==> flow/design.v <==
module ALU(
    input  [31:0] val_A,
    input  [31:0] val_B,
    input  [2:0]  ALU_op,
    output logic [31:0] ALU_out,
    output logic [7:0]  ALU_flags
);
    logic [31:0] sum_result;
    logic [31:0] diff_result;
    logic        overflow_add, overflow_sub;
    logic        signed_ge, signed_lt, signed_gt, signed_le;
    always_comb begin
        sum_result = $signed(val_A) + $signed(val_B);
        diff_result = $signed(val_A) - $signed(val_B);
        overflow_add = (val_A[31] == val_B[31]) && (val_A[31] != sum_result[31]);
        overflow_sub = (val_A[31] != val_B[31]) && (val_A[31] != diff_result[31]);
        signed_ge = ($signed(val_A) >= $signed(val_B));
        signed_lt = ($signed(val_A) < $signed(val_B));
        signed_gt = ($signed(val_A) > $signed(val_B));
        signed_le = ($signed(val_A) <= $signed(val_B));
        case(ALU_op)
            3'b000: begin  
                ALU_out = sum_result;
                ALU_flags[4] = overflow_add;
            end
            3'b001: begin  
                ALU_out = diff_result;
                ALU_flags[4] = overflow_sub;
            end
            3'b010: begin  
                ALU_out = val_A & val_B;
                ALU_flags[4] = 1'b0;
            end
            3'b011: begin  
                ALU_out = val_A | val_B;
                ALU_flags[4] = 1'b0;
            end
            3'b100: begin  
                ALU_out = val_A ^ val_B;
                ALU_flags[4] = 1'b0;
            end
            3'b101: begin  
                ALU_out = ~val_A;
                ALU_flags[4] = 1'b0;
            end
            default: begin  
                ALU_out = 32'b0;
                ALU_flags[4] = 1'b0;
            end
        endcase
        ALU_flags[7] = ALU_out[31];                     
        ALU_flags[6] = (ALU_out == 32'b0);              
        ALU_flags[5] = 1'b0;                            
        ALU_flags[3] = signed_ge;                       
        ALU_flags[2] = signed_lt;                       
        ALU_flags[1] = signed_gt;                       
        ALU_flags[0] = signed_le;                       
    end
endmodule
module shifter(
    input  [31:0] shift_in,     
    input  [1:0]  shift_op,     
    input  [4:0]  shift_amt,    
    output logic [31:0] shift_out   
);
    logic [4:0] valid_shift_amt;
    logic [31:0] rotate_amount;
    assign valid_shift_amt = (shift_amt > 5'd31) ? 5'd31 : shift_amt;
    assign rotate_amount = 32 - valid_shift_amt;
    always_comb begin
        case (shift_op)
            2'b00: begin  
                shift_out = shift_in << valid_shift_amt;
            end
            2'b01: begin  
                shift_out = shift_in >> valid_shift_amt;
            end
            2'b10: begin  
                shift_out = $signed(shift_in) >>> valid_shift_amt;
            end
            2'b11: begin  
                if (valid_shift_amt == 5'd0) begin
                    shift_out = shift_in;   
                end else begin
                    shift_out = (shift_in >> valid_shift_amt) | 
                               (shift_in << rotate_amount);
                end
            end
            default: begin  
                shift_out = shift_in;
            end
        endcase
    end
endmodule
module status_reg_block(
    input  clk,
    input  rst_n,
    input         en_status,     
    input         status_rdy,    
    input  [31:0] status_in,     
    output logic [31:0] status_out   
);
    logic [31:0] status_reg;
    assign status_out = status_rdy ? status_in : status_reg;
    always_ff @(posedge clk or negedge rst_n) begin
        if (!rst_n) begin
            status_reg <= 32'b0;   
        end else if (en_status) begin
            status_reg <= status_in;
        end
    end
endmodule
module regfile(
    input  clk,
    input  [31:0] w_data1,
    input  [3:0]  w_addr1,
    input         w_en1,
    input  [31:0] w_data2,
    input  [3:0]  w_addr2,
    input         w_en2,
    input  [31:0] w_data_ldr,
    input  [3:0]  w_addr_ldr,
    input         w_en_ldr,
    input  [3:0]  A_addr,
    input  [3:0]  B_addr,
    input  [3:0]  shift_addr,
    input  [3:0]  str_addr,
    input  [3:0]  reg_addr,
    input  [1:0]  sel_pc,
    input         load_pc,
    input  [10:0] start_pc,
    input  [10:0] dp_pc,
    output logic [31:0] A_data,
    output logic [31:0] B_data,
    output logic [31:0] shift_data,
    output logic [31:0] str_data,
    output logic [10:0] pc_out,
    output logic [31:0] reg_output
);
    logic [31:0] registers[1:15];   
    logic [10:0] pc_in;
    assign A_data      = (A_addr == 4'd0)     ? 32'b0 : registers[A_addr];
    assign B_data      = (B_addr == 4'd0)     ? 32'b0 : registers[B_addr];
    assign shift_data  = (shift_addr == 4'd0) ? 32'b0 : registers[shift_addr];
    assign str_data    = (str_addr == 4'd0)   ? 32'b0 : registers[str_addr];
    assign reg_output  = (reg_addr == 4'd0)   ? 32'b0 : registers[reg_addr];
    assign pc_out      = registers[4'd15][10:0];   
    assign pc_in       = pc_out + 1'b1;
    always_ff @(posedge clk) begin
        if (w_en1 && w_addr1 != 4'd0) begin
            registers[w_addr1] <= w_data1;
        end else if (w_en2 && w_addr2 != 4'd0) begin
            registers[w_addr2] <= w_data2;
        end else if (w_en_ldr && w_addr_ldr != 4'd0) begin
            registers[w_addr_ldr] <= w_data_ldr;
        end
        if (load_pc) begin
            case (sel_pc)
                2'b01: registers[4'd15] <= {21'b0, start_pc};
                2'b11: registers[4'd15] <= {21'b0, dp_pc};
                default: registers[4'd15] <= {21'b0, pc_in};
            endcase
        end
    end
endmodule
module idecoder(
    input  [31:0] instr,      
    output logic [3:0]  cond,       
    output logic [6:0]  opcode,     
    output logic        en_status,  
    output logic [3:0]  rn,         
    output logic [3:0]  rd,         
    output logic [3:0]  rs,         
    output logic [3:0]  rm,         
    output logic [1:0]  shift_op,   
    output logic [4:0]  imm5,       
    output logic [11:0] imm12,      
    output logic [23:0] imm24,      
    output logic        P,          
    output logic        U,          
    output logic        W           
);
    logic type_I;    
    logic type_RS;   
    assign cond = instr[31:28];       
    assign type_I = instr[25];        
    assign P = instr[24];             
    assign U = instr[23];             
    assign W = instr[21];             
    assign en_status = instr[20];     
    assign rn = instr[19:16];         
    assign rd = instr[15:12];         
    assign rs = instr[11:8];          
    assign rm = instr[3:0];           
    assign shift_op = instr[6:5];     
    assign imm5 = instr[11:7];        
    assign imm12 = instr[11:0];       
    assign imm24 = instr[23:0];       
    assign type_RS = ~type_I & (instr[4] == 1'b1);
    always_comb begin
        case (instr[27:26])
            2'b00: begin  
                if (instr[27:21] == 7'b0011001) begin  
                    opcode = 7'b0000000;
                end else if (instr[27:21] == 7'b0001000) begin  
                    opcode = 7'b0000001;
                end else if (instr[27:21] == 7'b0001001) begin  
                    if (instr[5] == 1'b0) begin   
                        opcode = 7'b1001001;
                    end else begin               
                        opcode = 7'b1001101;
                    end
                end else begin
                    if (type_I) begin
                        case (instr[24:21])
                            4'b0100: opcode = 7'b0000100;  
                            4'b0010: opcode = 7'b0001001;  
                            4'b1010: opcode = 7'b0001010;  
                            4'b0000: opcode = 7'b0001011;  
                            4'b1100: opcode = 7'b0001100;  
                            4'b0001: opcode = 7'b0001101;  
                            4'b1101: opcode = 7'b0000000;  
                            default: opcode = 7'b0000001;  
                        endcase
                    end else if (type_RS) begin
                        case (instr[24:21])
                            4'b0100: opcode = 7'b0111000;  
                            4'b0010: opcode = 7'b0111001;  
                            4'b1010: opcode = 7'b0111010;  
                            4'b0000: opcode = 7'b0111011;  
                            4'b1100: opcode = 7'b0111100;  
                            4'b0001: opcode = 7'b0111101;  
                            4'b1101: opcode = 7'b0110000;  
                            default: opcode = 7'b0000001;  
                        endcase
                    end else begin
                        case (instr[24:21])
                            4'b0100: opcode = 7'b0011000;  
                            4'b0010: opcode = 7'b0011001;  
                            4'b1010: opcode = 7'b0011010;  
                            4'b0000: opcode = 7'b0011011;  
                            4'b1100: opcode = 7'b0011100;  
                            4'b0001: opcode = 7'b0011101;  
                            4'b1101: opcode = 7'b0010000;  
                            default: opcode = 7'b0000001;  
                        endcase
                    end
                end
            end
            2'b01: begin  
                if (instr[20] == 1'b1) begin  
                    if (instr[25] == 1'b0) begin  
                        if (instr[19:16] == 4'b1111) begin  
                            opcode = 7'b1000000;
                        end else begin  
                            opcode = 7'b1100000;
                        end
                    end else begin  
                        opcode = 7'b1101000;
                    end
                end else begin  
                    if (instr[25] == 1'b0) begin  
                        opcode = 7'b1110000;
                    end else begin  
                        opcode = 7'b1111000;
                    end
                end
            end
            2'b10: begin  
                if (instr[25:24] == 2'b10) begin  
                    opcode = 7'b1001000;
                end else begin  
                    opcode = 7'b1001100;
                end
            end
            default: begin  
                opcode = 7'b0000001;  
            end
        endcase
    end
endmodule
module controller(
    input  clk,
    input  rst_n,
    input  [6:0]  opcode,
    input  [31:0] status_reg,
    input  [3:0]  cond,
    input         P,
    input         U,
    input         W,
    input         en_status_decode,
    output logic         waiting,
    output logic         w_en1,
    output logic         w_en2,
    output logic         w_en_ldr,
    output logic         sel_load_LR,
    output logic [1:0]   sel_A_in,
    output logic [1:0]   sel_B_in,
    output logic [1:0]   sel_shift_in,
    output logic         en_A,
    output logic         en_B,
    output logic         en_C,
    output logic         en_S,
    output logic         sel_A,
    output logic         sel_B,
    output logic         sel_post_indexing,
    output logic [2:0]   ALU_op,
    output logic         en_status,
    output logic         status_rdy,
    output logic         load_ir,
    output logic         load_pc,
    output logic [1:0]   sel_pc,
    output logic         ram_w_en1,
    output logic         ram_w_en2
);
    localparam [3:0] RESET = 4'd0;
    localparam [3:0] FETCH = 4'd1;
    localparam [3:0] FETCH_WAIT = 4'd2;
    localparam [3:0] DECODE = 4'd3;
    localparam [3:0] EXECUTE = 4'd4;
    localparam [3:0] MEMORY_INCREMENT_PC = 4'd5;
    localparam [3:0] MEMORY_WAIT = 4'd6;
    localparam [3:0] WRITE_BACK = 4'd7;
    localparam [3:0] LOAD_PC_START = 4'd8;
    localparam [6:0] NOP = 7'b0000000;
    localparam [6:0] HLT = 7'b0000001;
    localparam [6:0] MOV_I = 7'b0001000;
    localparam [3:0] CMP = 4'b1010;
    localparam [2:0] ALU_ADD = 3'b000;
    localparam [2:0] ALU_SUB = 3'b001;
    localparam [2:0] ALU_AND = 3'b010;
    localparam [2:0] ALU_ORR = 3'b011;
    localparam [2:0] ALU_XOR = 3'b100;
    logic N, Z, C, V;
    assign N = status_reg[31];
    assign Z = status_reg[30];
    assign C = status_reg[29];
    assign V = status_reg[28];
    logic [3:0] state;
    always_ff @(posedge clk or negedge rst_n) begin
        if (!rst_n) begin
            state <= RESET;
        end else begin
            case (state)
                RESET: begin
                    state <= LOAD_PC_START;
                end
                LOAD_PC_START: begin
                    state <= FETCH;
                end
                FETCH: begin
                    state <= FETCH_WAIT;
                end
                FETCH_WAIT: begin
                    state <= DECODE;
                end
                DECODE: begin
                    state <= EXECUTE;
                end
                EXECUTE: begin
                    state <= MEMORY_INCREMENT_PC;
                end
                MEMORY_INCREMENT_PC: begin
                    state <= MEMORY_WAIT;
                end
                MEMORY_WAIT: begin
                    state <= WRITE_BACK;
                end
                WRITE_BACK: begin
                    state <= FETCH;
                end
                default: begin
                    state <= RESET;
                end
            endcase
        end
    end
    always_comb begin
        waiting = 1'b1;
        w_en1 = 1'b0;
        w_en2 = 1'b0;
        w_en_ldr = 1'b0;
        sel_load_LR = 1'b0;
        sel_A_in = 2'b00;
        sel_B_in = 2'b00;
        sel_shift_in = 2'b00;
        en_A = 1'b0;
        en_B = 1'b0;
        en_C = 1'b0;
        en_S = 1'b0;
        sel_A = 1'b0;
        sel_B = 1'b0;
        sel_post_indexing = 1'b0;
        ALU_op = ALU_ADD;
        en_status = 1'b0;
        status_rdy = 1'b0;
        load_ir = 1'b0;
        load_pc = 1'b0;
        sel_pc = 2'b00;
        ram_w_en1 = 1'b0;
        ram_w_en2 = 1'b0;
        case (state)
            RESET: begin
                waiting = 1'b1;
            end
            LOAD_PC_START: begin
                waiting = 1'b1;
                load_pc = 1'b1;
                sel_pc = 2'b01;
            end
            FETCH: begin
                waiting = 1'b1;
            end
            FETCH_WAIT: begin
                waiting = 1'b1;
            end
            DECODE: begin
                waiting = 1'b1;
                load_ir = 1'b1;
            end
            EXECUTE: begin
                waiting = 1'b1;
                if (opcode[6] == 1'b0 && cond != 4'b1111) begin
                    if (opcode[3]) begin
                        en_A = 1'b1;
                    end
                    if (opcode[4]) begin
                        en_B = 1'b1;
                    end
                    en_S = 1'b1;
                    if (opcode[4]) begin
                        sel_shift_in = 2'b00;
                    end else begin
                        sel_shift_in = 2'b00;
                    end
                end 
                else if (opcode[6:5] == 2'b11 || opcode[6:3] == 4'b1000) begin
                    if (opcode[3] == 1'b0) begin
                        if (opcode[6:4] == 3'b100) begin  
                            sel_A_in = 2'b11;  
                        end
                        sel_B_in = 2'b00;  
                        en_A = 1'b1;
                        en_B = 1'b0;
                        en_S = 1'b0;
                        sel_shift_in = 2'b00;
                    end 
                    else begin
                        sel_A_in = 2'b00;  
                        sel_B_in = 2'b00;  
                        en_A = 1'b1;
                        en_B = 1'b1;
                        en_S = 1'b1;
                        sel_shift_in = 2'b00;
                    end
                end 
                else if (opcode[6:3] == 4'b1001) begin
                    en_A = 1'b0;
                    if (opcode[1]) begin
                        en_B = 1'b1;
                    end
                    en_S = 1'b1;
                    sel_shift_in = 2'b11;
                end
            end
            MEMORY_INCREMENT_PC: begin
                waiting = 1'b1;
                en_C = 1'b1;
                if (opcode[6] == 1'b0 && cond != 4'b1111) begin
                    sel_pc = 2'b00;
                    load_pc = 1'b1;
                    case (opcode[2:0])
                        3'b000: ALU_op = ALU_ADD;
                        3'b001: ALU_op = ALU_SUB;
                        3'b010: ALU_op = ALU_AND;
                        3'b011: ALU_op = ALU_ORR;
                        3'b100: ALU_op = ALU_XOR;
                        default: ALU_op = ALU_ADD;
                    endcase
                    if (opcode[3] == 1'b0) begin
                        sel_A = 1'b1;
                    end
                    if (opcode[4] == 1'b0) begin
                        sel_B = 1'b1;
                    end
                    sel_post_indexing = 1'b0;
                    sel_load_LR = 1'b0;
                    en_status = en_status_decode;
                    if (opcode[3:0] != CMP) begin
                        w_en1 = 1'b1;
                    end
                    ram_w_en2 = 1'b0;
                end 
                else if (opcode[6:5] == 2'b11 || opcode[6:3] == 4'b1000) begin
                    sel_pc = 2'b00;
                    load_pc = 1'b1;
                    if (U == 1'b0) begin
                        ALU_op = ALU_SUB;
                    end else begin
                        ALU_op = ALU_ADD;
                    end
                    sel_A = 1'b0;  
                    sel_post_indexing = ~P;
                    if (opcode[3] == 1'b1) begin
                        sel_B = 1'b0;  
                    end else begin
                        sel_B = 1'b1;  
                    end
                    sel_load_LR = 1'b0;
                    en_status = en_status_decode;
                    w_en1 = 1'b0;
                    w_en2 = ~P | W;
                    if (opcode[4] == 1'b1) begin  
                        ram_w_en2 = 1'b1;
                    end else begin  
                        ram_w_en2 = 1'b0;
                    end
                end 
                else if (opcode[6:3] == 4'b1001) begin
                    if ((cond == 4'b0000 && Z) || 
                        (cond == 4'b0001 && ~Z) || 
                        (cond == 4'b0010 && C) || 
                        (cond == 4'b0011 && ~C) || 
                        (cond == 4'b0100 && N) || 
                        (cond == 4'b0101 && ~N) || 
                        (cond == 4'b0110 && V) || 
                        (cond == 4'b0111 && ~V) || 
                        (cond == 4'b1000 && C && ~Z) || 
                        (cond == 4'b1001 && (~C || Z)) || 
                        (cond == 4'b1010 && (N == V)) || 
                        (cond == 4'b1011 && (N != V)) || 
                        (cond == 4'b1100 && (~Z && (N == V))) || 
                        (cond == 4'b1101 && (Z || (N != V))) || 
                        (cond == 4'b1110)) begin
                        sel_pc = 2'b11;
                        load_pc = 1'b1;
                    end else begin
                        sel_pc = 2'b00;
                        load_pc = 1'b1;
                    end
                    if (opcode[2] == 1'b1) begin
                        w_en1 = 1'b1;
                        sel_load_LR = 1'b0;
                    end
                    ALU_op = ALU_ADD;
                    sel_A = 1'b1;
                    if (opcode[1] == 1'b1) begin
                        sel_B = 1'b0;
                    end else begin
                        sel_B = 1'b1;
                    end
                    sel_post_indexing = 1'b0;
                    en_status = 1'b0;
                end
            end
            MEMORY_WAIT: begin
                waiting = 1'b1;
                status_rdy = 1'b1;
            end
            WRITE_BACK: begin
                waiting = 1'b1;
                if (opcode[6:4] == 3'b110 || opcode[6:3] == 4'b1000) begin
                    w_en_ldr = 1'b1;
                end
            end
            default: begin
                waiting = 1'b1;
            end
        endcase
    end
endmodule
module datapath(
    input  clk,
    input  rst_n,
    input  [3:0]  w_addr1,
    input         w_en1,
    input  [3:0]  w_addr2,
    input         w_en2,
    input  [3:0]  w_addr_ldr,
    input         w_en_ldr,
    input  [31:0] w_data_ldr,
    input  [3:0]  A_addr,
    input  [3:0]  B_addr,
    input  [3:0]  shift_addr,
    input  [3:0]  str_addr,
    input  [3:0]  reg_addr,       
    input  [1:0]  sel_pc,
    input         load_pc,
    input  [10:0] start_pc,
    input  [1:0]  sel_A_in,
    input  [1:0]  sel_B_in,
    input  [1:0]  sel_shift_in,
    input         en_A,
    input         en_B,
    input         en_S,
    input  [31:0] shift_imme,
    input         sel_shift,
    input  [1:0]  shift_op,
    input         sel_A,
    input         sel_B,
    input         sel_post_indexing,
    input  [31:0] imme_data,
    input  [2:0]  ALU_op,
    input         en_status,
    input         status_rdy,
    input  [31:0] LR_in,
    input         sel_load_LR,
    output logic [31:0] datapath_out,
    output logic [31:0] status_out,
    output logic [31:0] str_data,
    output logic [10:0] PC,
    output logic [31:0] reg_output
);  
    logic [31:0] A_data, B_data, shift_data, str_data_rf;
    logic [10:0] pc_out;
    logic [31:0] reg_output_rf;
    logic [31:0] shift_out;
    logic [31:0] val_A, val_B, ALU_out, shift_amt, status_in;
    logic [7:0]  ALU_flags;
    logic [31:0] A_in, B_in, shift_in;
    logic [31:0] A_reg, B_reg, S_reg, status_out_reg;
    logic [31:0] w_data1;
    logic [3:0]  w_addr1_in;
    assign PC = pc_out;
    assign reg_output = reg_output_rf;
    assign status_out = status_out_reg;
    assign str_data = str_data_rf;
    regfile regfile(
        .clk(clk),
        .w_data1(w_data1),
        .w_addr1(w_addr1_in),
        .w_en1(w_en1),
        .w_data2(ALU_out),
        .w_addr2(w_addr2),
        .w_en2(w_en2),
        .w_data_ldr(w_data_ldr),
        .w_addr_ldr(w_addr_ldr),
        .w_en_ldr(w_en_ldr),
        .sel_pc(sel_pc),
        .load_pc(load_pc),
        .start_pc(start_pc),
        .dp_pc(ALU_out[10:0]),
        .A_addr(A_addr),
        .B_addr(B_addr),
        .shift_addr(shift_addr),
        .str_addr(str_addr),
        .A_data(A_data),
        .B_data(B_data),
        .shift_data(shift_data),
        .str_data(str_data_rf),
        .pc_out(pc_out),
        .reg_output(reg_output_rf),
        .reg_addr(reg_addr)
    );
    shifter shifter(
        .shift_in(B_reg),
        .shift_op(shift_op),
        .shift_amt(S_reg[4:0]),
        .shift_out(shift_out)
    );
    ALU alu(
        .val_A(val_A),
        .val_B(val_B),
        .ALU_op(ALU_op),
        .ALU_out(ALU_out),
        .ALU_flags(ALU_flags)
    );
    status_reg_block status_reg(
        .clk(clk),
        .rst_n(rst_n),
        .en_status(en_status),
        .status_rdy(status_rdy),
        .status_in(status_in),
        .status_out(status_out_reg)
    );
    assign status_in = {24'b0, ALU_flags};
    assign datapath_out = sel_post_indexing ? val_A : ALU_out;
    assign w_data1 = sel_load_LR ? LR_in : ALU_out;
    assign w_addr1_in = sel_load_LR ? 4'd14 : w_addr1;   
    assign val_A = sel_A ? 32'b0 : A_reg;
    assign val_B = sel_B ? imme_data : shift_out; 
    assign shift_amt = sel_shift ? shift_in : shift_imme;
    always_comb begin
        case (sel_A_in)
            2'b00: A_in = A_data;         
            2'b01: A_in = ALU_out;        
            2'b11: A_in = {21'b0, pc_out};  
            default: A_in = A_data;
        endcase
    end
    always_comb begin
        case (sel_B_in)
            2'b00: B_in = B_data;         
            2'b01: B_in = ALU_out;        
            2'b11: B_in = val_B;          
            default: B_in = B_data;
        endcase
    end
    always_comb begin
        case (sel_shift_in)
            2'b00: shift_in = shift_data;  
            2'b01: shift_in = ALU_out;     
            2'b11: shift_in = 32'b0;       
            default: shift_in = shift_data;
        endcase
    end
    always_ff @(posedge clk or negedge rst_n) begin
        if (!rst_n) begin
            A_reg <= 32'b0;
        end else if (en_A) begin
            A_reg <= A_in;
        end
    end
    always_ff @(posedge clk or negedge rst_n) begin
        if (!rst_n) begin
            B_reg <= 32'b0;
        end else if (en_B) begin
            B_reg <= B_in;
        end
    end
    always_ff @(posedge clk or negedge rst_n) begin
        if (!rst_n) begin
            S_reg <= 32'b0;
        end else if (en_S) begin
            S_reg <= shift_amt;
        end
    end
endmodule
module cpu (
    input  clk,
    input  rst_n,
    input  [31:0] instr,
    input  [31:0] ram_data2,
    input  [10:0] start_pc,
    input  [3:0]  reg_addr,   
    output logic         waiting,
    output logic         ram_w_en1,
    output logic         ram_w_en2,
    output logic [10:0]  ram_addr2,
    output logic [31:0]  ram_in2,
    output logic [31:0]  status_out,
    output logic [31:0]  datapath_out,
    output logic [10:0]  pc_out,
    output logic [31:0]  reg_output
);
    logic [31:0] instr_reg;
    logic [3:0]  cond;            
    logic [6:0]  opcode;          
    logic        en_status_decode;  
    logic [3:0]  rn, rd, rs, rm;  
    logic [1:0]  shift_op;        
    logic [4:0]  imm5;            
    logic [11:0] imm12;           
    logic [23:0] imm24;           
    logic        P, U, W;         
    logic [3:0] rt;
    assign rt = rd;
    logic [31:0] status_out_dp;
    logic [31:0] datapath_out_dp;
    logic [31:0] str_data_dp;
    logic [10:0] pc_out_dp;
    logic [31:0] reg_output_dp;
    logic        waiting_ctrl;
    logic        w_en1, w_en2, w_en_ldr, sel_load_LR;
    logic [1:0]  sel_A_in, sel_B_in, sel_shift_in;
    logic        en_A, en_B, en_C, en_S;
    logic        sel_A, sel_B, sel_post_indexing;
    logic [2:0]  ALU_op;
    logic        en_status, status_rdy_ctrl;
    logic        load_ir, load_pc_ctrl;
    logic [1:0]  sel_pc_ctrl;
    logic        ram_w_en1_ctrl, ram_w_en2_ctrl;
    assign waiting = waiting_ctrl;
    assign status_out = status_out_dp;
    assign datapath_out = datapath_out_dp;
    assign pc_out = pc_out_dp;
    assign reg_output = reg_output_dp;
    assign ram_addr2 = datapath_out_dp[10:0];
    assign ram_in2 = str_data_dp;
    assign ram_w_en1 = ram_w_en1_ctrl;
    assign ram_w_en2 = ram_w_en2_ctrl;
    idecoder idecoder(
        .instr(instr_reg),
        .cond(cond),
        .opcode(opcode),
        .en_status(en_status_decode),
        .rn(rn),
        .rd(rd),
        .rs(rs),
        .rm(rm),
        .shift_op(shift_op),
        .imm5(imm5),
        .imm12(imm12),
        .imm24(imm24),
        .P(P),
        .U(U),
        .W(W)
    );
    datapath datapath(
        .clk(clk),
        .rst_n(rst_n),
        .LR_in(ram_data2),
        .sel_load_LR(sel_load_LR),
        .w_addr1(rd),
        .w_en1(w_en1),
        .w_addr2(rn),
        .w_en2(w_en2),
        .w_addr_ldr(rt),            
        .w_en_ldr(w_en_ldr),
        .w_data_ldr(ram_data2),     
        .A_addr(rn),
        .B_addr(rm),
        .shift_addr(rs),
        .str_addr(rt),
        .reg_addr(reg_addr),        
        .sel_pc(sel_pc_ctrl),
        .load_pc(load_pc_ctrl),
        .start_pc(start_pc),
        .sel_A_in(sel_A_in),
        .sel_B_in(sel_B_in),
        .sel_shift_in(sel_shift_in),
        .en_A(en_A),
        .en_B(en_B),
        .en_S(en_S),
        .shift_imme({27'd0, imm5}),
        .sel_shift(1'b0),           
        .shift_op(shift_op),
        .sel_A(sel_A),
        .sel_B(sel_B),
        .sel_post_indexing(sel_post_indexing),
        .imme_data({20'd0, imm12}),
        .ALU_op(ALU_op),
        .en_status(en_status),
        .status_rdy(status_rdy_ctrl),
        .datapath_out(datapath_out_dp),
        .status_out(status_out_dp),
        .str_data(str_data_dp),
        .PC(pc_out_dp),
        .reg_output(reg_output_dp)
    );
    controller controller(
        .clk(clk),
        .rst_n(rst_n),
        .opcode(opcode),
        .status_reg(status_out_dp),
        .cond(cond),
        .P(P),
        .U(U),
        .W(W),
        .en_status_decode(en_status_decode),
        .waiting(waiting_ctrl),
        .w_en1(w_en1),
        .w_en2(w_en2),
        .w_en_ldr(w_en_ldr),
        .sel_load_LR(sel_load_LR),
        .sel_A_in(sel_A_in),
        .sel_B_in(sel_B_in),
        .sel_shift_in(sel_shift_in),
        .en_A(en_A),
        .en_B(en_B),
        .en_C(en_C),
        .en_S(en_S),
        .sel_A(sel_A),
        .sel_B(sel_B),
        .sel_post_indexing(sel_post_indexing),
        .ALU_op(ALU_op),
        .en_status(en_status),
        .status_rdy(status_rdy_ctrl),
        .load_ir(load_ir),
        .load_pc(load_pc_ctrl),
        .sel_pc(sel_pc_ctrl),
        .ram_w_en1(ram_w_en1_ctrl),
        .ram_w_en2(ram_w_en2_ctrl)
    );
    always_ff @(posedge clk or negedge rst_n) begin
        if (!rst_n) begin
            instr_reg <= 32'b0;
        end else if (load_ir) begin
            instr_reg <= instr;
        end
    end
endmodule
--- tool output ---
Step by step through the tools: cpu
Module cpu before and after one edit of its RTL, step after step.
Lines under "before" count in the file above, lines under "after" in the edited file.
"delta" is "after" less "before", of the values as shown; "change_rel_pct" is that difference over "before", in percent.
Cell names lack the library's common part.
{"block": "inputs", "top": "cpu", "clk_port": "clk", "cell_library": "sky130hd", "pvt_corner": "tt_025C_1v80"}

Diff
The edit as a unified diff against the file above.
A script made this edit. It changes what the design does and was not meant as an optimisation.
begin of diff
@@ -83,5 +83,5 @@
                     shift_out = shift_in;   
                 end else begin
-                    shift_out = (shift_in >> valid_shift_amt) | 
+                    shift_out = (shift_in >> 2) | 
                                (shift_in << rotate_amount);
                 end
end of diff

Word level
Yosys after proc, flatten, opt, wreduce and memory -nomap, before mapping. Enables and synchronous resets that opt folds into registers are not counted as muxes. Memory bits, and registers merged into a memory's read port (data or address), are not among the register bits. Print and check cells are not counted.
Yosys's memory passes give these memory sizes; they may raise the number of words (mostly to a power of two), join words into wider ones and drop unused or constant bits.
{"block": "word_totals", "item": "inputBits", "before": 81, "after": 81, "delta": 0, "change_rel_pct": 0.00}
{"block": "word_totals", "item": "clocked_rd_ports_x_width", "before": 4, "after": 4, "delta": 0, "change_rel_pct": 0.00}
{"block": "word_totals", "item": "register_bits", "before": 108, "after": 108, "delta": 0, "change_rel_pct": 0.00}
{"block": "word_totals", "item": "wordCells", "before": 280, "after": 280, "delta": 0, "change_rel_pct": 0.00}
{"block": "word_totals", "item": "memories", "before": 2, "after": 2, "delta": 0, "change_rel_pct": 0.00}
{"block": "word_totals", "item": "latchBits", "before": 0, "after": 0, "delta": 0}
{"block": "word_totals", "item": "ram_bits", "before": 480, "after": 480, "delta": 0, "change_rel_pct": 0.00}
{"block": "word_totals", "item": "output_inout_bits", "before": 153, "after": 153, "delta": 0, "change_rel_pct": 0.00}
{"block": "word_totals", "item": "rom_bits", "before": 64, "after": 64, "delta": 0, "change_rel_pct": 0.00}
{"block": "op_classes", "item": "equal", "before": 62, "after": 62, "delta": 0, "change_rel_pct": 0.00}
{"block": "op_classes", "item": "div_mod_pow", "before": 0, "after": 0, "delta": 0}
{"block": "op_classes", "item": "n_mux", "before": 125, "after": 125, "delta": 0, "change_rel_pct": 0.00}
{"block": "op_classes", "item": "shifts", "before": 4, "after": 4, "delta": 0, "change_rel_pct": 0.00}
{"block": "op_classes", "item": "n_addsub", "before": 4, "after": 4, "delta": 0, "change_rel_pct": 0.00}
{"block": "op_classes", "item": "n_mul", "before": 0, "after": 0, "delta": 0}
{"block": "op_classes", "item": "n_logic", "before": 17, "after": 17, "delta": 0, "change_rel_pct": 0.00}
{"block": "op_classes", "item": "compare", "before": 5, "after": 5, "delta": 0, "change_rel_pct": 0.00}
{"block": "op_classes", "item": "n_reduce_logical", "before": 56, "after": 56, "delta": 0, "change_rel_pct": 0.00}
{"block": "memory_table", "item": "memory_list", "before": "datapath.regfile.registers 15x32 r5 w2; 16x4 r1 w0", "after": "datapath.regfile.registers 15x32 r5 w2; 16x4 r1 w0"}
{"block": "op_table", "operator": "32-bit OR", "before": 2, "after": 1, "delta": -1, "change_rel_pct": -50.00}
{"block": "op_table", "operator": "30-bit by 32-bit OR with 32-bit output", "before": 0, "after": 1, "delta": 1}
{"block": "op_table", "operator": "1-bit 2-to-1 mux", "before": 62, "after": 62, "delta": 0, "change_rel_pct": 0.00}
{"block": "op_table", "operator": "32-bit 2-to-1 mux", "before": 24, "after": 24, "delta": 0, "change_rel_pct": 0.00}
{"block": "op_table", "operator": "1-bit logical AND", "before": 17, "after": 17, "delta": 0, "change_rel_pct": 0.00}
{"block": "op_table", "operator": "1-bit logical OR", "before": 16, "after": 16, "delta": 0, "change_rel_pct": 0.00}
{"block": "op_table", "operator": "4-bit equality test (second input constant)", "before": 14, "after": 14, "delta": 0, "change_rel_pct": 0.00}
{"block": "op_table", "operator": "4-bit by 3-bit equality test with 1-bit output (second input constant)", "before": 9, "after": 9, "delta": 0, "change_rel_pct": 0.00}
{"block": "op_table", "operator": "2-bit 2-to-1 mux", "before": 9, "after": 9, "delta": 0, "change_rel_pct": 0.00}
{"block": "op_table", "operator": "2-bit equality test (second input constant)", "before": 7, "after": 7, "delta": 0, "change_rel_pct": 0.00}
{"block": "op_table", "operator": "7-bit 2-to-1 mux", "before": 7, "after": 7, "delta": 0, "change_rel_pct": 0.00}
{"block": "op_table", "operator": "4-bit zero test", "before": 6, "after": 6, "delta": 0, "change_rel_pct": 0.00}
{"block": "op_table", "operator": "3-bit equality test (second input constant)", "before": 5, "after": 5, "delta": 0, "change_rel_pct": 0.00}
{"block": "op_table", "operator": "1-bit logical AND (second input constant)", "before": 5, "after": 5, "delta": 0, "change_rel_pct": 0.00}
{"block": "op_table", "operator": "3-bit 2-to-1 mux", "before": 5, "after": 5, "delta": 0, "change_rel_pct": 0.00}
{"block": "op_table", "operator": "2-bit by 1-bit equality test with 1-bit output (second input constant)", "before": 4, "after": 4, "delta": 0, "change_rel_pct": 0.00}
{"block": "op_table", "operator": "3-bit by 2-bit equality test with 1-bit output (second input constant)", "before": 4, "after": 4, "delta": 0, "change_rel_pct": 0.00}
{"block": "op_table", "operator": "4-bit by 2-bit equality test with 1-bit output (second input constant)", "before": 4, "after": 4, "delta": 0, "change_rel_pct": 0.00}
{"block": "op_table", "operator": "4-bit 2-to-1 mux", "before": 4, "after": 4, "delta": 0, "change_rel_pct": 0.00}
{"block": "op_table", "operator": "1-bit NOT (first input constant)", "before": 4, "after": 4, "delta": 0, "change_rel_pct": 0.00}
{"block": "op_table", "operator": "1-bit OR", "before": 4, "after": 4, "delta": 0, "change_rel_pct": 0.00}
{"block": "op_table", "operator": "1-bit != test", "before": 3, "after": 3, "delta": 0, "change_rel_pct": 0.00}
{"block": "op_table", "operator": "1-bit NOT", "before": 3, "after": 3, "delta": 0, "change_rel_pct": 0.00}
{"block": "op_table", "operator": "3-bit by 1-bit equality test with 1-bit output (second input constant)", "before": 2, "after": 2, "delta": 0, "change_rel_pct": 0.00}
{"block": "op_table", "operator": "4-bit by 1-bit equality test with 1-bit output (second input constant)", "before": 2, "after": 2, "delta": 0, "change_rel_pct": 0.00}
{"block": "op_table", "operator": "7-bit by 4-bit equality test with 1-bit output (second input constant)", "before": 2, "after": 2, "delta": 0, "change_rel_pct": 0.00}
{"block": "op_table", "operator": "2-bit zero test", "before": 2, "after": 2, "delta": 0, "change_rel_pct": 0.00}
{"block": "op_table", "operator": "4-bit != test (second input constant)", "before": 2, "after": 2, "delta": 0, "change_rel_pct": 0.00}
Not every row of either side is listed.

Logic depth
Longest topological path by Yosys (ltp), each cell counted once; first at word level (registers and memories cut), then after technology mapping (sequential cells cut; the memories' decode and read muxes count).
{"block": "depth", "item": "word_depth", "before": 26, "after": 26, "delta": 0, "change_rel_pct": 0.00}
{"block": "depth", "item": "ABC_AREA", "before": "0", "after": "0"}
{"block": "depth", "item": "ltp_mapped", "before": 29, "after": 30, "delta": 1, "change_rel_pct": 3.45}
{"block": "depth", "item": "ltp_nobuf", "before": 27, "after": 28, "delta": 1, "change_rel_pct": 3.70}

Netlist
Yosys stat after the flow's synthesis: flattened, memories mapped to cells. It holds for the ABC_AREA given above (unset counts as 0); a run with the other value may have another netlist.
{"block": "by_type", "type": "nand2_1", "before": 425, "after": 325, "delta": -100, "change_rel_pct": -23.53}
{"block": "by_type", "type": "nor2_1", "before": 399, "after": 475, "delta": 76, "change_rel_pct": 19.05}
{"block": "by_type", "type": "mux4_2", "before": 417, "after": 378, "delta": -39, "change_rel_pct": -9.35}
{"block": "by_type", "type": "a211oi_1", "before": 170, "after": 205, "delta": 35, "change_rel_pct": 20.59}
{"block": "by_type", "type": "o211ai_1", "before": 80, "after": 48, "delta": -32, "change_rel_pct": -40.00}
{"block": "by_type", "type": "o21ai_0", "before": 248, "after": 217, "delta": -31, "change_rel_pct": -12.50}
{"block": "by_type", "type": "mux2i_1", "before": 247, "after": 276, "delta": 29, "change_rel_pct": 11.74}
{"block": "by_type", "type": "nor4_1", "before": 18, "after": 44, "delta": 26, "change_rel_pct": 144.44}
{"block": "by_type", "type": "a2111oi_0", "before": 35, "after": 59, "delta": 24, "change_rel_pct": 68.57}
{"block": "by_type", "type": "a22o_1", "before": 3, "after": 27, "delta": 24, "change_rel_pct": 800.00}
{"block": "by_type", "type": "a21oi_1", "before": 296, "after": 318, "delta": 22, "change_rel_pct": 7.43}
{"block": "by_type", "type": "a21o_1", "before": 52, "after": 74, "delta": 22, "change_rel_pct": 42.31}
{"block": "by_type", "type": "nand3_1", "before": 56, "after": 35, "delta": -21, "change_rel_pct": -37.50}
{"block": "by_type", "type": "nor3_1", "before": 43, "after": 64, "delta": 21, "change_rel_pct": 48.84}
{"block": "by_type", "type": "buf_2", "before": 20, "after": 39, "delta": 19, "change_rel_pct": 95.00}
{"block": "by_type", "type": "inv_1", "before": 104, "after": 117, "delta": 13, "change_rel_pct": 12.50}
{"block": "by_type", "type": "buf_1", "before": 73, "after": 60, "delta": -13, "change_rel_pct": -17.81}
{"block": "by_type", "type": "o22ai_1", "before": 25, "after": 13, "delta": -12, "change_rel_pct": -48.00}
Not every row of either side is listed.
{"block": "mapped", "item": "yosys_area_um2", "before": 48043.6, "after": 48371.4, "delta": 327.8, "change_rel_pct": 0.68}
{"block": "mapped", "item": "stdcells", "before": 4497, "after": 4608, "delta": 111, "change_rel_pct": 2.47}
{"block": "mapped", "item": "n_buf", "before": 459, "after": 470, "delta": 11, "change_rel_pct": 2.40}
{"block": "mapped", "item": "sequential_area_um2", "before": 17006.3, "after": 17006.3, "delta": 0.0, "change_rel_pct": 0.00}
{"block": "mapped", "item": "ff_cells", "before": 592, "after": 592, "delta": 0, "change_rel_pct": 0.00}
The figures by module come from a second, unflattened synthesis with its own total; it is not the netlist above.
{"block": "hier_totals", "item": "cells_unflattened", "before": 5114, "after": 5129, "delta": 15, "change_rel_pct": 0.29}
{"block": "hier_totals", "item": "area_unflattened_um2", "before": 58070.7, "after": 57913.0, "delta": -157.7, "change_rel_pct": -0.27}
Each row is one instance without its submodules.
{"block": "modules_before", "module": "regfile", "n_cells": 2284, "n_inst": 1, "area_um2": 34712.0, "mod_seq_area_um2": 14203.6}
{"block": "modules_before", "module": "shifter", "n_cells": 922, "n_inst": 1, "area_um2": 7121.8, "mod_seq_area_um2": 0.0}
{"block": "modules_before", "module": "ALU", "n_cells": 927, "n_inst": 1, "area_um2": 5944.5, "mod_seq_area_um2": 0.0}
{"block": "modules_before", "module": "datapath", "n_cells": 569, "n_inst": 1, "area_um2": 5330.1, "mod_seq_area_um2": 1726.7}
{"block": "modules_before", "module": "status_reg_block", "n_cells": 104, "n_inst": 1, "area_um2": 1889.3, "mod_seq_area_um2": 800.8}
{"block": "modules_before", "module": "cpu", "n_cells": 80, "n_inst": 1, "area_um2": 1431.4, "mod_seq_area_um2": 800.8}
{"block": "modules_before", "module": "idecoder", "n_cells": 121, "n_inst": 1, "area_um2": 872.1, "mod_seq_area_um2": 0.0}
{"block": "modules_before", "module": "controller", "n_cells": 107, "n_inst": 1, "area_um2": 769.5, "mod_seq_area_um2": 100.1}
{"block": "modules_after", "module": "regfile", "n_cells": 2284, "n_inst": 1, "area_um2": 34712.0, "mod_seq_area_um2": 14203.6}
{"block": "modules_after", "module": "shifter", "n_cells": 937, "n_inst": 1, "area_um2": 6964.2, "mod_seq_area_um2": 0.0}
{"block": "modules_after", "module": "ALU", "n_cells": 927, "n_inst": 1, "area_um2": 5944.5, "mod_seq_area_um2": 0.0}
{"block": "modules_after", "module": "datapath", "n_cells": 569, "n_inst": 1, "area_um2": 5330.1, "mod_seq_area_um2": 1726.7}
{"block": "modules_after", "module": "status_reg_block", "n_cells": 104, "n_inst": 1, "area_um2": 1889.3, "mod_seq_area_um2": 800.8}
{"block": "modules_after", "module": "cpu", "n_cells": 80, "n_inst": 1, "area_um2": 1431.4, "mod_seq_area_um2": 800.8}
{"block": "modules_after", "module": "idecoder", "n_cells": 121, "n_inst": 1, "area_um2": 872.1, "mod_seq_area_um2": 0.0}
{"block": "modules_after", "module": "controller", "n_cells": 107, "n_inst": 1, "area_um2": 769.5, "mod_seq_area_um2": 100.1}

Path before layout
Source: OpenSTA report_checks on the synthesized netlist (no wires, ideal clock, input and output delay 20% of the period each), path of least setup slack; recovery checks are left aside. Register names are those of the netlist, which keeps one name where synthesis merged equal registers.
{"block": "synth_timing", "item": "path_kind", "before": "reg2out", "after": "reg2out"}
{"block": "synth_timing", "item": "start", "before": "register instr_reg[26]", "after": "register instr_reg[26]"}
{"block": "synth_timing", "item": "end", "before": "output status_out[6]", "after": "output status_out[6]"}
{"block": "synth_timing", "item": "t_arrival_ns", "before": 6.714, "after": 6.088, "delta": -0.626, "change_rel_pct": -9.32}
{"block": "synth_timing", "item": "out_delay_ns", "before": 2.400, "after": 2.400, "delta": 0.000, "change_rel_pct": 0.00}
{"block": "synth_timing", "item": "period_ns", "before": 12.0, "after": 12.0, "delta": 0.0, "change_rel_pct": 0.00}
{"block": "synth_timing", "item": "n_path_buf", "before": 2, "after": 2, "delta": 0, "change_rel_pct": 0.00}
{"block": "synth_timing", "item": "stages", "before": 28, "after": 27, "delta": -1, "change_rel_pct": -3.57}
{"block": "synth_timing", "item": "t_first_pin_ns", "before": 0.000, "after": 0.000, "delta": 0.000}
{"block": "synth_timing", "item": "path_delay_ns", "before": 6.714, "after": 6.088, "delta": -0.626, "change_rel_pct": -9.32}
{"block": "synth_timing", "item": "setup_slack_ns", "before": 2.886, "after": 3.512, "delta": 0.626}
{"block": "synth_timing", "item": "required_time_ns", "before": 9.600, "after": 9.600, "delta": 0.000, "change_rel_pct": 0.00}
{"block": "synth_timing", "item": "synth_period_reached_ns", "before": 9.114, "after": 8.488, "delta": -0.626, "change_rel_pct": -6.87}
"path_delay_ns" is the arrival time less input delay plus setup time.
A path that ends at an output port has no setup time.
"stages": output pins that drive a net of the path, with the launching flip-flop's if there is one; two outputs of one cell count as two.
"synth_period_reached_ns" is the clock period less the worst setup slack; recovery checks do not enter. This is arithmetic on one report: input and output delays are still those of the set period (20% each).
Between the ends stands the longest chain of elaborated cells between them, by number of cells; it is not shown to be the way that was timed. Of several equally long chains one is given.
Each line given opens the expression or statement behind the cell; cells for indexed reads and writes are added by Yosys, which also makes memories of some case tables.
{"block": "synth_between_before", "path_cell_list": "dfrtp_1 inv_1 ha_1 inv_2 a2111oi_2 a22o_1 a21oi_1 o21ai_1 nand2_1 a21oi_1 or3_1 clkbuf_1 buf_1 o211ai_1 o21a_1 ha_1 or4_1 nand2b_4 a311oi_1 o31ai_2 o21ai_2 a31oi_1 o41ai_1 xnor2_1 o211ai_1 or4_1 or4_1 o21ai_1", "elab_chain_cells": 15, "cells_between": 52, "cone_classes": "2 x add/sub; 17 x eq/ne; 23 x mux; 5 x logic; 5 x reduce/logical"}
{"block": "synth_rtl_before", "item": "start: declaration", "line_no": 746, "rtl": "logic [31:0] instr_reg;"}
{"block": "synth_rtl_before", "item": "start: assignment", "line_no": 877, "rtl": "instr_reg <= 32'b0;"}
{"block": "synth_rtl_before", "item": "start: assignment", "line_no": 879, "rtl": "instr_reg <= instr;"}
{"block": "synth_rtl_before", "item": "7-bit by 4-bit equality test with 1-bit output", "line_no": 207, "rtl": "end else if (instr[27:21] == 7'b0001001) begin"}
{"block": "synth_rtl_before", "item": "7-bit 2-to-1 mux", "line_no": 207}
{"block": "synth_rtl_before", "item": "7-bit 2-to-1 mux", "line_no": 205, "rtl": "end else if (instr[27:21] == 7'b0001000) begin"}
{"block": "synth_rtl_before", "item": "7-bit 2-to-1 mux", "line_no": 203, "rtl": "if (instr[27:21] == 7'b0011001) begin"}
{"block": "synth_rtl_before", "item": "7-bit case mux with 3-bit select", "line_no": 201, "rtl": "case (instr[27:26])"}
{"block": "synth_rtl_before", "item": "4-bit equality test", "line_no": 519, "rtl": "else if (opcode[6:3] == 4'b1001) begin"}
{"block": "synth_rtl_before", "item": "1-bit 2-to-1 mux", "line_no": 519}
{"block": "synth_rtl_before", "item": "1-bit 2-to-1 mux", "line_no": 494, "rtl": "else if (opcode[6:5] == 2'b11 || opcode[6:3] == 4'b1000) begin"}
{"block": "synth_rtl_before", "item": "1-bit 2-to-1 mux", "line_no": 469, "rtl": "if (opcode[6] == 1'b0 && cond != 4'b1111) begin"}
{"block": "synth_rtl_before", "item": "1-bit 2-to-1 mux", "line_no": 402, "rtl": "case (state)"}
{"block": "synth_rtl_before", "item": "32-bit 2-to-1 mux", "line_no": 680, "rtl": "assign val_A = sel_A ? 32'b0 : A_reg;"}
{"block": "synth_rtl_before", "item": "32-bit subtractor", "line_no": 14, "rtl": "diff_result = $signed(val_A) - $signed(val_B);"}
{"block": "synth_rtl_before", "item": "32-bit case mux with 6-bit select", "line_no": 21, "rtl": "case(ALU_op)"}
{"block": "synth_rtl_before", "item": "32-bit zero test", "line_no": 52, "rtl": "ALU_flags[6] = (ALU_out == 32'b0);"}
{"block": "synth_rtl_before", "item": "8-bit 2-to-1 mux", "line_no": 104, "rtl": "assign status_out = status_rdy ? status_in : status_reg;"}
{"block": "synth_rtl_before", "item": "end: declaration", "line_no": 741, "rtl": "output logic [31:0]  status_out,"}
{"block": "synth_between_after", "path_cell_list": "dfrtp_1 inv_1 ha_1 a21boi_0 a41oi_1 nand3_1 nor2b_1 a21oi_1 or3_1 clkbuf_1 clkbuf_1 o211ai_1 o21a_1 ha_1 inv_1 fa_1 nor2b_1 o311ai_1 a211oi_1 or4b_1 a21oi_1 o221ai_1 a21oi_1 or4b_1 nor4_2 nand4_1 nand2_1", "elab_chain_cells": 15, "cells_between": 52, "cone_classes": "2 x add/sub; 17 x eq/ne; 23 x mux; 5 x logic; 5 x reduce/logical"}
{"block": "synth_rtl_after", "item": "start: declaration", "line_no": 746, "rtl": "logic [31:0] instr_reg;"}
{"block": "synth_rtl_after", "item": "start: assignment", "line_no": 877, "rtl": "instr_reg <= 32'b0;"}
{"block": "synth_rtl_after", "item": "start: assignment", "line_no": 879, "rtl": "instr_reg <= instr;"}
{"block": "synth_rtl_after", "item": "7-bit by 4-bit equality test with 1-bit output", "line_no": 207, "rtl": "end else if (instr[27:21] == 7'b0001001) begin"}
{"block": "synth_rtl_after", "item": "7-bit 2-to-1 mux", "line_no": 207}
{"block": "synth_rtl_after", "item": "7-bit 2-to-1 mux", "line_no": 205, "rtl": "end else if (instr[27:21] == 7'b0001000) begin"}
{"block": "synth_rtl_after", "item": "7-bit 2-to-1 mux", "line_no": 203, "rtl": "if (instr[27:21] == 7'b0011001) begin"}
{"block": "synth_rtl_after", "item": "7-bit case mux with 3-bit select", "line_no": 201, "rtl": "case (instr[27:26])"}
{"block": "synth_rtl_after", "item": "4-bit equality test", "line_no": 519, "rtl": "else if (opcode[6:3] == 4'b1001) begin"}
{"block": "synth_rtl_after", "item": "1-bit 2-to-1 mux", "line_no": 519}
{"block": "synth_rtl_after", "item": "1-bit 2-to-1 mux", "line_no": 494, "rtl": "else if (opcode[6:5] == 2'b11 || opcode[6:3] == 4'b1000) begin"}
{"block": "synth_rtl_after", "item": "1-bit 2-to-1 mux", "line_no": 469, "rtl": "if (opcode[6] == 1'b0 && cond != 4'b1111) begin"}
{"block": "synth_rtl_after", "item": "1-bit 2-to-1 mux", "line_no": 402, "rtl": "case (state)"}
{"block": "synth_rtl_after", "item": "32-bit 2-to-1 mux", "line_no": 680, "rtl": "assign val_A = sel_A ? 32'b0 : A_reg;"}
{"block": "synth_rtl_after", "item": "32-bit subtractor", "line_no": 14, "rtl": "diff_result = $signed(val_A) - $signed(val_B);"}
{"block": "synth_rtl_after", "item": "32-bit case mux with 6-bit select", "line_no": 21, "rtl": "case(ALU_op)"}
{"block": "synth_rtl_after", "item": "32-bit zero test", "line_no": 52, "rtl": "ALU_flags[6] = (ALU_out == 32'b0);"}
{"block": "synth_rtl_after", "item": "8-bit 2-to-1 mux", "line_no": 104, "rtl": "assign status_out = status_rdy ? status_in : status_reg;"}
{"block": "synth_rtl_after", "item": "end: declaration", "line_no": 741, "rtl": "output logic [31:0]  status_out,"}

Path in the finished layout
From the final timing report of each run of set A: the path of least setup slack in the routed layout; clock arrival at registers is part of the times.
{"block": "layout_timing", "item": "path_kind", "before": "reg2out", "after": "reg2out"}
{"block": "layout_timing", "item": "start", "before": "register datapath.S_reg[1]", "after": "register datapath.S_reg[0]"}
{"block": "layout_timing", "item": "end", "before": "output status_out[6]", "after": "output status_out[6]"}
{"block": "layout_timing", "item": "n_path_buf", "before": 3, "after": 2, "delta": -1, "change_rel_pct": -33.33}
{"block": "layout_timing", "item": "stages", "before": 27, "after": 26, "delta": -1, "change_rel_pct": -3.70}
{"block": "layout_timing", "item": "setup_slack_ns", "before": 0.34, "after": 0.39, "delta": 0.05}
{"block": "layout_timing", "item": "t_first_pin_ns", "before": 0.66, "after": 0.65, "delta": -0.01, "change_rel_pct": -1.52}
{"block": "layout_timing", "item": "out_delay_ns", "before": 2.40, "after": 2.40, "delta": 0.00, "change_rel_pct": 0.00}
{"block": "layout_timing", "item": "t_arrival_ns", "before": 9.26, "after": 9.21, "delta": -0.05, "change_rel_pct": -0.54}
{"block": "layout_timing", "item": "required_time_ns", "before": 9.60, "after": 9.60, "delta": 0.00, "change_rel_pct": 0.00}
{"block": "layout_timing", "item": "period_ns", "before": 12.0, "after": 12.0, "delta": 0.0, "change_rel_pct": 0.00}
Between the ends stands the longest chain of elaborated cells between them, by number of cells; it is not shown to be the way that was timed. Of several equally long chains one is given.
{"block": "layout_between_before", "path_cell_list": "dfrtp_4 nor3_1 nand2_1 inv_1 ha_1 nand2b_1 nor2_2 nand2_1 o21ai_0 a21oi_1 o31ai_1 buf_4 ha_1 nor3_1 o31ai_1 nand3_1 a211o_1 o22ai_1 o31ai_1 xnor2_1 o221ai_1 a2111oi_0 buf_4 nand4_1 or4_1 o21ai_1 clkdlybuf4s50_1", "elab_chain_cells": 12, "cells_between": 20, "cone_classes": "3 x add/sub; 1 x compare; 4 x shift; 6 x mux; 4 x logic; 2 x reduce/logical"}
{"block": "layout_rtl_before", "item": "start: declaration", "line_no": 621, "rtl": "logic [31:0] A_reg, B_reg, S_reg, status_out_reg;"}
{"block": "layout_rtl_before", "item": "start: assignment", "line_no": 723, "rtl": "S_reg <= 32'b0;"}
{"block": "layout_rtl_before", "item": "start: assignment", "line_no": 725, "rtl": "S_reg <= shift_amt;"}
{"block": "layout_rtl_before", "item": "5-bit greater-than comparator", "line_no": 68, "rtl": "assign valid_shift_amt = (shift_amt > 5'd31) ? 5'd31 : shift_amt;"}
{"block": "layout_rtl_before", "item": "5-bit 2-to-1 mux", "line_no": 68}
{"block": "layout_rtl_before", "item": "6-bit by 5-bit subtractor with 7-bit output", "line_no": 69, "rtl": "assign rotate_amount = 32 - valid_shift_amt;"}
{"block": "layout_rtl_before", "item": "32-bit by 32-bit left shift with 32-bit output", "line_no": 86, "rtl": "(shift_in << rotate_amount);"}
{"block": "layout_rtl_before", "item": "32-bit OR", "line_no": 85, "rtl": "shift_out = (shift_in >> valid_shift_amt) |"}
{"block": "layout_rtl_before", "item": "32-bit 2-to-1 mux", "line_no": 82, "rtl": "if (valid_shift_amt == 5'd0) begin"}
{"block": "layout_rtl_before", "item": "32-bit case mux with 4-bit select", "line_no": 71, "rtl": "case (shift_op)"}
{"block": "layout_rtl_before", "item": "32-bit 2-to-1 mux", "line_no": 681, "rtl": "assign val_B = sel_B ? imme_data : shift_out;"}
{"block": "layout_rtl_before", "item": "32-bit subtractor", "line_no": 14, "rtl": "diff_result = $signed(val_A) - $signed(val_B);"}
{"block": "layout_rtl_before", "item": "32-bit case mux with 6-bit select", "line_no": 21, "rtl": "case(ALU_op)"}
{"block": "layout_rtl_before", "item": "32-bit zero test", "line_no": 52, "rtl": "ALU_flags[6] = (ALU_out == 32'b0);"}
{"block": "layout_rtl_before", "item": "8-bit 2-to-1 mux", "line_no": 104, "rtl": "assign status_out = status_rdy ? status_in : status_reg;"}
{"block": "layout_rtl_before", "item": "end: declaration", "line_no": 741, "rtl": "output logic [31:0]  status_out,"}
{"block": "layout_between_after", "path_cell_list": "dfrtp_4 inv_1 o21ai_1 mux2i_1 nor2_1 a21oi_1 nand2_1 a21oi_1 o41ai_1 nand2_1 o21a_1 ha_1 nor2b_1 a2111oi_1 a211oi_1 or4b_1 a21oi_1 o31a_1 o221ai_1 a21oi_1 o21ai_0 nor4_1 buf_4 nand4_1 nand2_1 clkdlybuf4s50_1", "elab_chain_cells": 12, "cells_between": 20, "lines_between": 18, "cone_classes": "3 x add/sub; 1 x compare; 4 x shift; 6 x mux; 4 x logic; 2 x reduce/logical"}
{"block": "layout_rtl_after", "item": "start: declaration", "line_no": 621, "rtl": "logic [31:0] A_reg, B_reg, S_reg, status_out_reg;"}
{"block": "layout_rtl_after", "item": "start: assignment", "line_no": 723, "rtl": "S_reg <= 32'b0;"}
{"block": "layout_rtl_after", "item": "start: assignment", "line_no": 725, "rtl": "S_reg <= shift_amt;"}
{"block": "layout_rtl_after", "item": "5-bit greater-than comparator", "line_no": 68, "rtl": "assign valid_shift_amt = (shift_amt > 5'd31) ? 5'd31 : shift_amt;"}
{"block": "layout_rtl_after", "item": "5-bit 2-to-1 mux", "line_no": 68}
{"block": "layout_rtl_after", "item": "6-bit by 5-bit subtractor with 7-bit output", "line_no": 69, "rtl": "assign rotate_amount = 32 - valid_shift_amt;"}
{"block": "layout_rtl_after", "item": "32-bit by 32-bit left shift with 32-bit output", "line_no": 86, "rtl": "(shift_in << rotate_amount);"}
{"block": "layout_rtl_after", "item": "30-bit by 32-bit OR with 32-bit output", "line_no": 85, "rtl": "shift_out = (shift_in >> 2) |"}
{"block": "layout_rtl_after", "item": "32-bit 2-to-1 mux", "line_no": 82, "rtl": "if (valid_shift_amt == 5'd0) begin"}
{"block": "layout_rtl_after", "item": "32-bit case mux with 4-bit select", "line_no": 71, "rtl": "case (shift_op)"}
{"block": "layout_rtl_after", "item": "32-bit 2-to-1 mux", "line_no": 681, "rtl": "assign val_B = sel_B ? imme_data : shift_out;"}
{"block": "layout_rtl_after", "item": "32-bit subtractor", "line_no": 14, "rtl": "diff_result = $signed(val_A) - $signed(val_B);"}
{"block": "layout_rtl_after", "item": "32-bit case mux with 6-bit select", "line_no": 21, "rtl": "case(ALU_op)"}
{"block": "layout_rtl_after", "item": "32-bit zero test", "line_no": 52, "rtl": "ALU_flags[6] = (ALU_out == 32'b0);"}
{"block": "layout_rtl_after", "item": "8-bit 2-to-1 mux", "line_no": 104, "rtl": "assign status_out = status_rdy ? status_in : status_reg;"}
{"block": "layout_rtl_after", "item": "end: declaration", "line_no": 741, "rtl": "output logic [31:0]  status_out,"}

Layout results
Runs of the flow (Yosys, OpenROAD) on both versions; the two runs of a pair have the same settings. The constraints put input and output delay at 20% of the set period each and load the outputs with 0.01 pF.
{"block": "settings_set_A", "CAP_MARGIN": 40, "period_ns": 12.0, "CORE_MARGIN": 2, "CORE_UTILIZATION": 40, "SLEW_MARGIN": 20}
{"block": "measured_set_A", "item": "period_less_ws_ns", "before": 11.656, "after": 11.609, "delta": -0.047, "change_rel_pct": -0.40}
{"block": "measured_set_A", "item": "worst_hold_slack_ns", "before": 0.481, "after": 0.474, "delta": -0.007}
{"block": "measured_set_A", "item": "final_stdcell_area_um2", "before": 54813.8, "after": 54863.9, "delta": 50.1, "change_rel_pct": 0.09}
{"block": "measured_set_A", "item": "design_power_uw", "before": 10390, "after": 10084, "delta": -306, "change_rel_pct": -2.95}
{"block": "measured_set_A", "item": "ys_area_um2", "before": 48043.6, "after": 48371.4, "delta": 327.8, "change_rel_pct": 0.68}
{"block": "measured_set_A", "item": "setup_ws_ns", "before": 0.344, "after": 0.391, "delta": 0.047}
{"block": "measured_set_A", "item": "finish.utilization_pct", "before": 45.9, "after": 45.7, "delta": -0.2}
{"block": "measured_set_A", "item": "die_footprint_um2", "before": 122896.0, "after": 123725.0, "delta": 829.0, "change_rel_pct": 0.67}
{"block": "measured_set_A", "item": "final_setup_tns_ns", "before": 0.000, "after": 0.000, "delta": 0.000}
{"block": "settings_set_B", "CAP_MARGIN": 40, "CELL_PAD_IN_SITES_DETAIL_PLACEMENT": 0, "CORE_UTILIZATION": 35, "GPL_ROUTABILITY_DRIVEN": 1, "MIN_ROUTING_LAYER": "met1", "PLACE_DENSITY_LB_ADDON": 0.06, "SETUP_SLACK_MARGIN": 0.36, "SLEW_MARGIN": 35, "period_ns": 8.53, "CORE_MARGIN": 2}
{"block": "measured_set_B", "item": "period_less_ws_ns", "before": 9.046, "after": 8.725, "delta": -0.321, "change_rel_pct": -3.55}
{"block": "measured_set_B", "item": "worst_hold_slack_ns", "before": 0.483, "after": 0.470, "delta": -0.013}
{"block": "measured_set_B", "item": "final_stdcell_area_um2", "before": 62269.7, "after": 65036.1, "delta": 2766.4, "change_rel_pct": 4.44}
{"block": "measured_set_B", "item": "design_power_uw", "before": 16939, "after": 17990, "delta": 1051, "change_rel_pct": 6.20}
{"block": "measured_set_B", "item": "ys_area_um2", "before": 48043.6, "after": 48371.4, "delta": 327.8, "change_rel_pct": 0.68}
{"block": "measured_set_B", "item": "setup_ws_ns", "before": -0.516, "after": -0.195, "delta": 0.321}
{"block": "measured_set_B", "item": "finish.utilization_pct", "before": 45.9, "after": 47.4, "delta": 1.5}
{"block": "measured_set_B", "item": "die_footprint_um2", "before": 140247.0, "after": 141192.0, "delta": 945.0, "change_rel_pct": 0.67}
{"block": "measured_set_B", "item": "final_setup_tns_ns", "before": -0.516, "after": -0.238, "delta": 0.278}
"period_less_ws_ns" is the run's clock period less its worst setup slack. It is reckoned from that one timing run; input and output delays stay at 20% of the period that was set.
"design_power_uw" is the tool's figure for a default switching activity; nothing was simulated.
--- end ---
